==> flow/design.v <==
module compare_and_exchange(
    input [31:0] i1,
    input [31:0] i2,
    input dir,
    input clk,
    input reset,
    input enable,
    output [31:0] o1,
    output  [31:0] o2
    );
    reg [31:0]r1;
    reg [31:0]r2;
   always @(posedge clk)
   begin
   if(reset==0)
   begin
           if(enable==1)
            begin
                 if(dir==1)
                     begin
                        if (i1<i2)
                            begin
                                 r1 <= i1;
                                 r2 <= i2;
                            end
                        else
                             begin
                                 r1 <= i2;
                                 r2 <= i1;
                             end
                       end
                 else if(dir==0)  
                     begin
                        if (i1>i2)
                            begin
                             r1 <= i1;
                             r2 <= i2;
                            end
                        else
                             begin
                                 r1 <= i2;
                                 r2 <= i1;
                              end
                      end
            end
    else if (reset==1)
    begin
    r1<=32'b0;
    r2<=32'b0;
    end
    end
    end
    assign o2=r2; 
  assign o1=r1;
endmodule
module BM4_CAE(
    input [31:0] i1,
    input [31:0] i2,
    input [31:0] i3,
    input [31:0] i4,
    input dir1,
    input dir2,
    input dir3,
    input clk,
    input reset,
    input enable,
    output [31:0] o1,
    output [31:0] o2,
    output [31:0] o3,
    output [31:0] o4
    );
    wire [31:0]r1,r2,r3,r4,r5,r6,r7,r8,r9,r10,r11,r12,r13,r14;
           compare_and_exchange cae1(i1[31:0],i2[31:0],dir1,clk,reset,enable,r1,r2);
           compare_and_exchange cae2(i3[31:0],i4[31:0],dir1,clk,reset,enable,r3,r4);
           compare_and_exchange cae3(r1[31:0],r4[31:0],dir2,clk,reset,enable,r5,r8);
           compare_and_exchange cae4(r2[31:0],r3[31:0],dir2,clk,reset,enable,r6,r7);
           compare_and_exchange cae5(r5[31:0],r6[31:0],dir3,clk,reset,enable,r11,r13);
           compare_and_exchange cae6(r7[31:0],r8[31:0],dir3,clk,reset,enable,r12,r14); 
           assign o1=r11;
           assign o2=r12;
           assign o3=r13;
           assign o4=r14;
    endmodule
module BM8_CAE(
        input [31:0] i1,
        input [31:0] i2,
        input [31:0] i3,
        input [31:0] i4,
        input [31:0] i5,
        input [31:0] i6,
        input [31:0] i7,
        input [31:0] i8,
        input dir1,
        input dir2,
        input dir3,
        input clk,
        input reset,
        input enable,
        output [31:0] o1,
        output [31:0] o2,
        output [31:0] o3,
        output [31:0] o4,
        output [31:0] o5,
        output [31:0] o6,
        output [31:0] o7,
        output [31:0] o8
        );
      wire [31:0] r1,r2 ,r3,r4,r5,r6,r7,r8,r9,r10,r11,r12,r13,r14,r15,r16,r17,r18,r19,r20,r21,r22,r23,r24;   
         compare_and_exchange cae1(i1[31:0],i8[31:0],dir1,clk,reset,enable,r1,r8);
         compare_and_exchange cae2(i2[31:0],i7[31:0],dir1,clk,reset,enable,r2,r7);
         compare_and_exchange cae3(i3[31:0],i6[31:0],dir1,clk,reset,enable,r3,r6);
         compare_and_exchange cae4(i4[31:0],i5[31:0],dir1,clk,reset,enable,r4,r5);
         compare_and_exchange cae6(r1[31:0],r2[31:0],dir2,clk,reset,enable,r9,r10); 
         compare_and_exchange cae7(r3[31:0],r4[31:0],dir2,clk,reset,enable,r11,r12); 
         compare_and_exchange cae8(r5[31:0],r6[31:0],dir2,clk,reset,enable,r13,r14);
         compare_and_exchange cae9(r7[31:0],r8[31:0],dir2,clk,reset,enable,r15,r16);
         compare_and_exchange cae10(r9[31:0],r11[31:0],dir3,clk,reset,enable,r17,r18); 
         compare_and_exchange cae11(r10[31:0],r12[31:0],dir3,clk,reset,enable,r19,r20);
         compare_and_exchange cae12(r13[31:0],r15[31:0],dir3,clk,reset,enable,r21,r22); 
         compare_and_exchange cae13(r14[31:0],r16[31:0],dir3,clk,reset,enable,r23,r24);  
        assign o1=r17;
        assign o2=r18;
        assign o3=r19;
        assign o4=r20;
        assign o5=r21;
        assign o6=r22;
        assign o7=r23;
        assign o8=r24;
      endmodule
module full_CAE(
input [31:0] i1,
input [31:0] i2,
input [31:0] i3,
input [31:0] i4,
input [31:0] i5,
input [31:0] i6,
input [31:0] i7,
input [31:0] i8,
input dir,
input clk,
input reset,
input enable,
output [31:0] o1,
output [31:0] o2,
output [31:0] o3,
output [31:0] o4,
output [31:0] o5,
output [31:0] o6,
output [31:0] o7,
output [31:0] o8
);
wire [31:0] r1,r2 ,r3,r4,r5,r6,r7,r8,r9,r10,r11,r12,r13,r14,r15,r16,r17,r18,r19,r20,r21,r22,r23,r24;
reg [6:1] dq;
always @(posedge clk)
begin
    if (reset==0 && enable==1)
        dq <= {dq[5:1], dir};
end
compare_and_exchange cae1(i1[31:0],i2[31:0],dir,clk,reset,enable,r1,r2);
compare_and_exchange cae2(i3[31:0],i4[31:0],dir,clk,reset,enable,r3,r4);
compare_and_exchange cae3(i5[31:0],i6[31:0],dir,clk,reset,enable,r5,r6);
compare_and_exchange cae4(i7[31:0],i8[31:0],dir,clk,reset,enable,r7,r8);
BM4_CAE a1(r1,r2,r3,r4,dq[1],dq[2],dq[3],clk,reset,enable,r9,r10,r11,r12);
BM4_CAE a2(r5,r6,r7,r8,dq[1],dq[2],dq[3],clk,reset,enable,r13,r14,r15,r16);
BM8_CAE a3(r9,r10,r11,r12,r13,r14,r15,r16,dq[4],dq[5],dq[6],clk,reset,enable,r17,r18,r19,r20,r21,r22,r23,r24);
assign o1=r17;
assign o2=r18;
assign o3=r19;
assign o4=r20;
assign o5=r21;
assign o6=r22;
assign o7=r23;
assign o8=r24;
endmodule
Step by step through the tools: full_CAE
Tool output for the design above, in the order of the flow.
Line numbers count from 1 in the design file above.
Library cell names are shortened.
{"block": "setup", "design": "full_CAE", "clock": "clk", "cell_library": "sky130hd", "pvt_corner": "tt_025C_1v80"}

Word level
Counts by Yosys on the flattened word-level netlist (proc, flatten, opt, wreduce; memories kept). Register bits leave out memories and registers merged into their read ports (data or address). Print and check cells are left out. Cells with the same type and inputs are merged into one.
{"block": "bits", "reg_bits": 1798, "input_bits": 260, "out_inout_bits": 256, "elab_cells": 340}
{"block": "op_classes", "reduce_logical": 2, "cmp": 56, "bitwise": 1, "n_mux": 224}
{"block": "ops", "op": "two-way mux 32 bit", "n": 224}
{"block": "ops", "op": "> comparator 32 bit", "n": 28}
{"block": "ops", "op": "less-than comparator 32 bit", "n": 28}
{"block": "ops", "op": "AND reduction 2 bit", "n": 1}
{"block": "ops", "op": "logical AND 1 bit", "n": 1}
{"block": "ops", "op": "NOT 1 bit", "n": 1}

Longest topological paths
Depth = most cells in a row (Yosys ltp): at word level without a register or memory, in the mapped netlist without a sequential cell, where the memories' decode and read muxes count.
{"block": "logic_depth", "word_depth": 4, "abc_area": 1, "depth_mapped": 18, "depth_no_buf": 17}

After synthesis
Source: synth_stat.txt of the flow (Yosys; design flattened, memories mapped). It holds for the ABC_AREA given above (unset counts as 0); a run with the other value may have another netlist.
Totals and module areas in this step are rounded.
{"block": "types", "cell_type": "edfxtp_1", "n": 1798, "area_total_um2": 5.4E+04}
{"block": "types", "cell_type": "nand3_1", "n": 7245, "area_total_um2": 3.63E+04}
{"block": "types", "cell_type": "nand2_1", "n": 6344, "area_total_um2": 2.38E+04}
{"block": "types", "cell_type": "ha_1", "n": 896, "area_total_um2": 1.12E+04}
{"block": "types", "cell_type": "inv_1", "n": 2013, "area_total_um2": 7.56E+03}
{"block": "types", "cell_type": "buf_2", "n": 668, "area_total_um2": 3.34E+03}
{"block": "types", "cell_type": "clkbuf_1", "n": 547, "area_total_um2": 2.05E+03}
{"block": "types", "cell_type": "a21oi_1", "n": 370, "area_total_um2": 1.85E+03}
{"block": "types", "cell_type": "buf_4", "n": 136, "area_total_um2": 1.02E+03}
{"block": "types", "cell_type": "nor2_1", "n": 258, "area_total_um2": 968.429}
{"block": "types", "cell_type": "buf_1", "n": 161, "area_total_um2": 604.33}
{"block": "types", "cell_type": "nand4_1", "n": 67, "area_total_um2": 419.152}
{"block": "types", "cell_type": "buf_6", "n": 35, "area_total_um2": 394.128}
{"block": "types", "cell_type": "o21a_1", "n": 46, "area_total_um2": 345.331}
{"block": "types", "cell_type": "a21o_1", "n": 28, "area_total_um2": 210.202}
{"block": "types", "cell_type": "o21ai_0", "n": 40, "area_total_um2": 200.192}
{"block": "types", "cell_type": "nor3b_2", "n": 15, "area_total_um2": 187.68}
{"block": "types", "cell_type": "nand2_2", "n": 28, "area_total_um2": 175.168}
Not listed: further types 6, cells in them 60.
{"block": "mapped", "mapped_cells": 20755, "buffers": 1547, "mapped_area_mm2": 0.145, "seq_area_mm2": 0.054, "flip_flops": 1798}

Timing after synthesis
Source: OpenSTA report_checks on the synthesized netlist (no wires, ideal clock, input and output delay 20% of the period each), path of least setup slack; recovery checks are left aside. Register names are those of the netlist, which keeps one name where synthesis merged equal registers.
{"block": "synth_timing", "path_kind": "input-to-reg", "start": "in enable", "end": "reg a1.cae1.r1[0]", "delay_ps": 79132, "slack_ps": -75532, "period_ps": 4500, "launch_ps": 900, "input_delay_ps": 900, "t_arrival_ps": 75959, "required_ps": 427, "path_buffers": 0, "driving_pins": 2, "setup_ps": 4073, "period_less_setup_slack_ps": 80032}
"delay_ps" = arrival - input delay + setup time.
"driving_pins": output pins that drive a net of the path, with the launching flip-flop's if there is one; two outputs of one cell count as two.
"period_less_setup_slack_ps" is the clock period less the worst setup slack; recovery checks do not enter. This is arithmetic on one report: input and output delays are still those of the set period (20% each).
Between the ends stands the longest chain of elaborated cells between them, by number of cells; it is not shown to be the way that was timed. Of several equally long chains one is given.
A line is the first line of the expression or statement that the cell stems from. Yosys adds cells for indexed reads and writes and turns some case tables into memories.
A register here has more assigning lines than the two given.
Only ways into the end's enable, where the timed path ends, are counted here.
{"block": "synth_via", "cell_sequence": "inv_1 -> nor2_1", "elab_chain_cells": 1, "cone_cells": 1, "lines_between": 0, "classes_between": "reduce/logical: 1"}
{"block": "synth_rtl", "item": "from (decl)", "line_no": 142, "source": "input enable,"}
{"block": "synth_rtl", "item": "AND reduction 2 bit"}
{"block": "synth_rtl", "item": "to (assign)", "line_no": 23, "source": "r1 <= i1;"}
{"block": "synth_rtl", "item": "to (assign)", "line_no": 28, "source": "r1 <= i2;"}
{"block": "synth_rtl", "item": "to (decl)", "line_no": 11, "source": "reg [31:0]r1;"}

Worst path after layout
From the final timing report of record 1: the path of least setup slack in the routed layout; clock arrival at registers is part of the times.
The path's times are printed in steps of 10 ps; the period is the one set.
{"block": "layout_timing", "path_kind": "reg-to-reg", "start": "reg a3.cae1.r2[9]", "end": "reg a3.cae9.r2[27]", "driving_pins": 16, "launch_ps": 990, "slack_ps": 560, "period_ps": 3820, "required_ps": 4490, "setup_ps": 260, "path_buffers": 2, "t_arrival_ps": 3920}
Between the ends stands the longest chain of elaborated cells between them, by number of cells; it is not shown to be the way that was timed. Of several equally long chains one is given.
A register here has more assigning lines than the two given.
{"block": "layout_via", "cell_sequence": "edfxtp_1 -> inv_2 -> ha_4 -> nand2_2 -> nor2_2 -> nand2_2 -> inv_2 -> nand2_2 -> nand2_4 -> nand2_4 -> nand2_8 -> clkbuf_16 -> clkbuf_16 -> nand3_1 -> nand3_1 -> nand2_4", "elab_chain_cells": 4, "cone_cells": 6, "lines_between": 4, "classes_between": "compare: 2; mux: 4"}
{"block": "layout_rtl", "item": "from (decl)", "line_no": 12, "source": "reg [31:0]r2;"}
{"block": "layout_rtl", "item": "from (assign)", "line_no": 24, "source": "r2 <= i2;"}
{"block": "layout_rtl", "item": "from (assign)", "line_no": 29, "source": "r2 <= i1;"}
{"block": "layout_rtl", "item": "> comparator 32 bit", "line_no": 34, "source": "if (i1>i2)"}
{"block": "layout_rtl", "item": "two-way mux 32 bit", "line_no": 34}
{"block": "layout_rtl", "item": "two-way mux 32 bit", "line_no": 19, "source": "if(dir==1)"}
{"block": "layout_rtl", "item": "two-way mux 32 bit", "line_no": 17, "source": "if(enable==1)"}
{"block": "layout_rtl", "item": "to (assign)", "line_no": 24}
{"block": "layout_rtl", "item": "to (assign)", "line_no": 29}
{"block": "layout_rtl", "item": "to (decl)", "line_no": 12}

# Flow runs of full_CAE

Measured data: module full_CAE, platform sky130hd, 3 stored runs of the flow under differing settings, order arbitrary. Input and output delays are each 20% of the period that was set; the output load is 0.01 pF.
By "timing.achieved_period_ps" is meant the clock period of the run minus its worst setup slack. This is arithmetic on one report: input and output delays are still those of the set period (20% each).
"worst_path_ps" is the time allowed to the run's worst setup path (the clock period less input and output delay, where it has them) less its slack. Clock arrival times count: a late capture clock shortens it, a late launch clock lengthens it.
"worst_path_ps" is known to 10 ps.
Measured values are rounded.

Record 1
==> flow/run.sh <==
#!/bin/bash
# the make line also repeats the synthesis and layout settings of config.mk as NAME=value (left out here)
make -C /OpenROAD-flow-scripts/flow DESIGN_CONFIG=/design/flow/config.mk WORK_HOME=/design/flow/orfs CLKGATE_MAP_FILE= finish
==> flow/config.mk <==
export PLATFORM = sky130hd
export DESIGN_NAME = full_CAE
export DESIGN_NICKNAME = full_CAE
export VERILOG_FILES = /design/flow/design.v
export SDC_FILE = /design/flow/constraint.sdc
export NUM_CORES = 4
export LEC_CHECK = 0
export ABC_AREA = 1
export CAP_MARGIN = 20
export CELL_PAD_IN_SITES_GLOBAL_PLACEMENT = 1
export CORE_ASPECT_RATIO = 1.79
export CORE_MARGIN = 10
export CORE_UTILIZATION = 17
export CTS_CLUSTER_DIAMETER = 200
export CTS_CLUSTER_SIZE = 26
export GPL_TIMING_DRIVEN = 0
export HOLD_SLACK_MARGIN = 0.1
export MAX_ROUTING_LAYER = met5
export MIN_ROUTING_LAYER = met2
export SETUP_SLACK_MARGIN = 1.14
export SLEW_MARGIN = 30
export TNS_END_PERCENT = 25
==> flow/constraint.sdc <==
create_clock -name core_clock -period 3.82 [get_ports {clk}]
set_input_delay 0.7640 -clock core_clock [delete_from_list [all_inputs] [get_ports {clk}]]
set_output_delay 0.7640 -clock core_clock [all_outputs]
set_load 0.01 [all_outputs]

==> results of record 1, as JSON <==
{
  "ys_area_mm2": 0.145,
  "hold_worst_slack_ps": 300,
  "utilization_frac": 0.236,
  "timing.achieved_period_ps": 3256,
  "final_die_area_mm2": 0.892,
  "worst_path_ps": 3260,
  "critical_path_type": "reg-to-reg",
  "ws_setup_ps": 564,
  "timing.setup.tns_ps": 0
}

Record 2
==> flow/run.sh <==
#!/bin/bash
# the make line also repeats the synthesis and layout settings of config.mk as NAME=value (left out here)
make -C /OpenROAD-flow-scripts/flow DESIGN_CONFIG=/design/flow/config.mk WORK_HOME=/design/flow/orfs CLKGATE_MAP_FILE= finish
==> flow/config.mk <==
export PLATFORM = sky130hd
export DESIGN_NAME = full_CAE
export DESIGN_NICKNAME = full_CAE
export VERILOG_FILES = /design/flow/design.v
export SDC_FILE = /design/flow/constraint.sdc
export NUM_CORES = 4
export LEC_CHECK = 0
export CAP_MARGIN = 20
export CORE_MARGIN = 2
export CORE_UTILIZATION = 15
export SLEW_MARGIN = 20
==> flow/constraint.sdc <==
create_clock -name core_clock -period 4.02 [get_ports {clk}]
set_input_delay 0.8040 -clock core_clock [delete_from_list [all_inputs] [get_ports {clk}]]
set_output_delay 0.8040 -clock core_clock [all_outputs]
set_load 0.01 [all_outputs]

==> results of record 2, as JSON <==
{
  "timing.setup.tns_ps": 0,
  "worst_path_ps": 2970,
  "critical_path_type": "input-to-reg",
  "ws_setup_ps": 248,
  "final_die_area_mm2": 0.672,
  "ys_area_mm2": 0.0998,
  "hold_worst_slack_ps": 585,
  "timing.achieved_period_ps": 3772,
  "utilization_frac": 0.189
}

Record 3
==> flow/run.sh <==
#!/bin/bash
# the make line also repeats the synthesis and layout settings of config.mk as NAME=value (left out here)
make -C /OpenROAD-flow-scripts/flow DESIGN_CONFIG=/design/flow/config.mk WORK_HOME=/design/flow/orfs CLKGATE_MAP_FILE= finish
==> flow/config.mk <==
export PLATFORM = sky130hd
export DESIGN_NAME = full_CAE
export DESIGN_NICKNAME = full_CAE
export VERILOG_FILES = /design/flow/design.v
export SDC_FILE = /design/flow/constraint.sdc
export NUM_CORES = 4
export LEC_CHECK = 0
export ABC_AREA = 1
export CAP_MARGIN = 20
export CELL_PAD_IN_SITES_GLOBAL_PLACEMENT = 1
export CORE_ASPECT_RATIO = 1.79
export CORE_MARGIN = 10
export CORE_UTILIZATION = 17
export CTS_CLUSTER_SIZE = 26
export GPL_TIMING_DRIVEN = 0
export HOLD_SLACK_MARGIN = 0.1
export MAX_ROUTING_LAYER = met4
export MIN_ROUTING_LAYER = met2
export SLEW_MARGIN = 30
export TNS_END_PERCENT = 25
==> flow/constraint.sdc <==
create_clock -name core_clock -period 3.82 [get_ports {clk}]
set_input_delay 0.7640 -clock core_clock [delete_from_list [all_inputs] [get_ports {clk}]]
set_output_delay 0.7640 -clock core_clock [all_outputs]
set_load 0.01 [all_outputs]

==> results of record 3, as JSON <==
{
  "utilization_frac": 0.205,
  "timing.achieved_period_ps": 3957,
  "timing.setup.tns_ps": -445,
  "final_die_area_mm2": 0.892,
  "worst_path_ps": 3960,
  "critical_path_type": "reg-to-reg",
  "hold_worst_slack_ps": 379,
  "ys_area_mm2": 0.145,
  "ws_setup_ps": -137
}
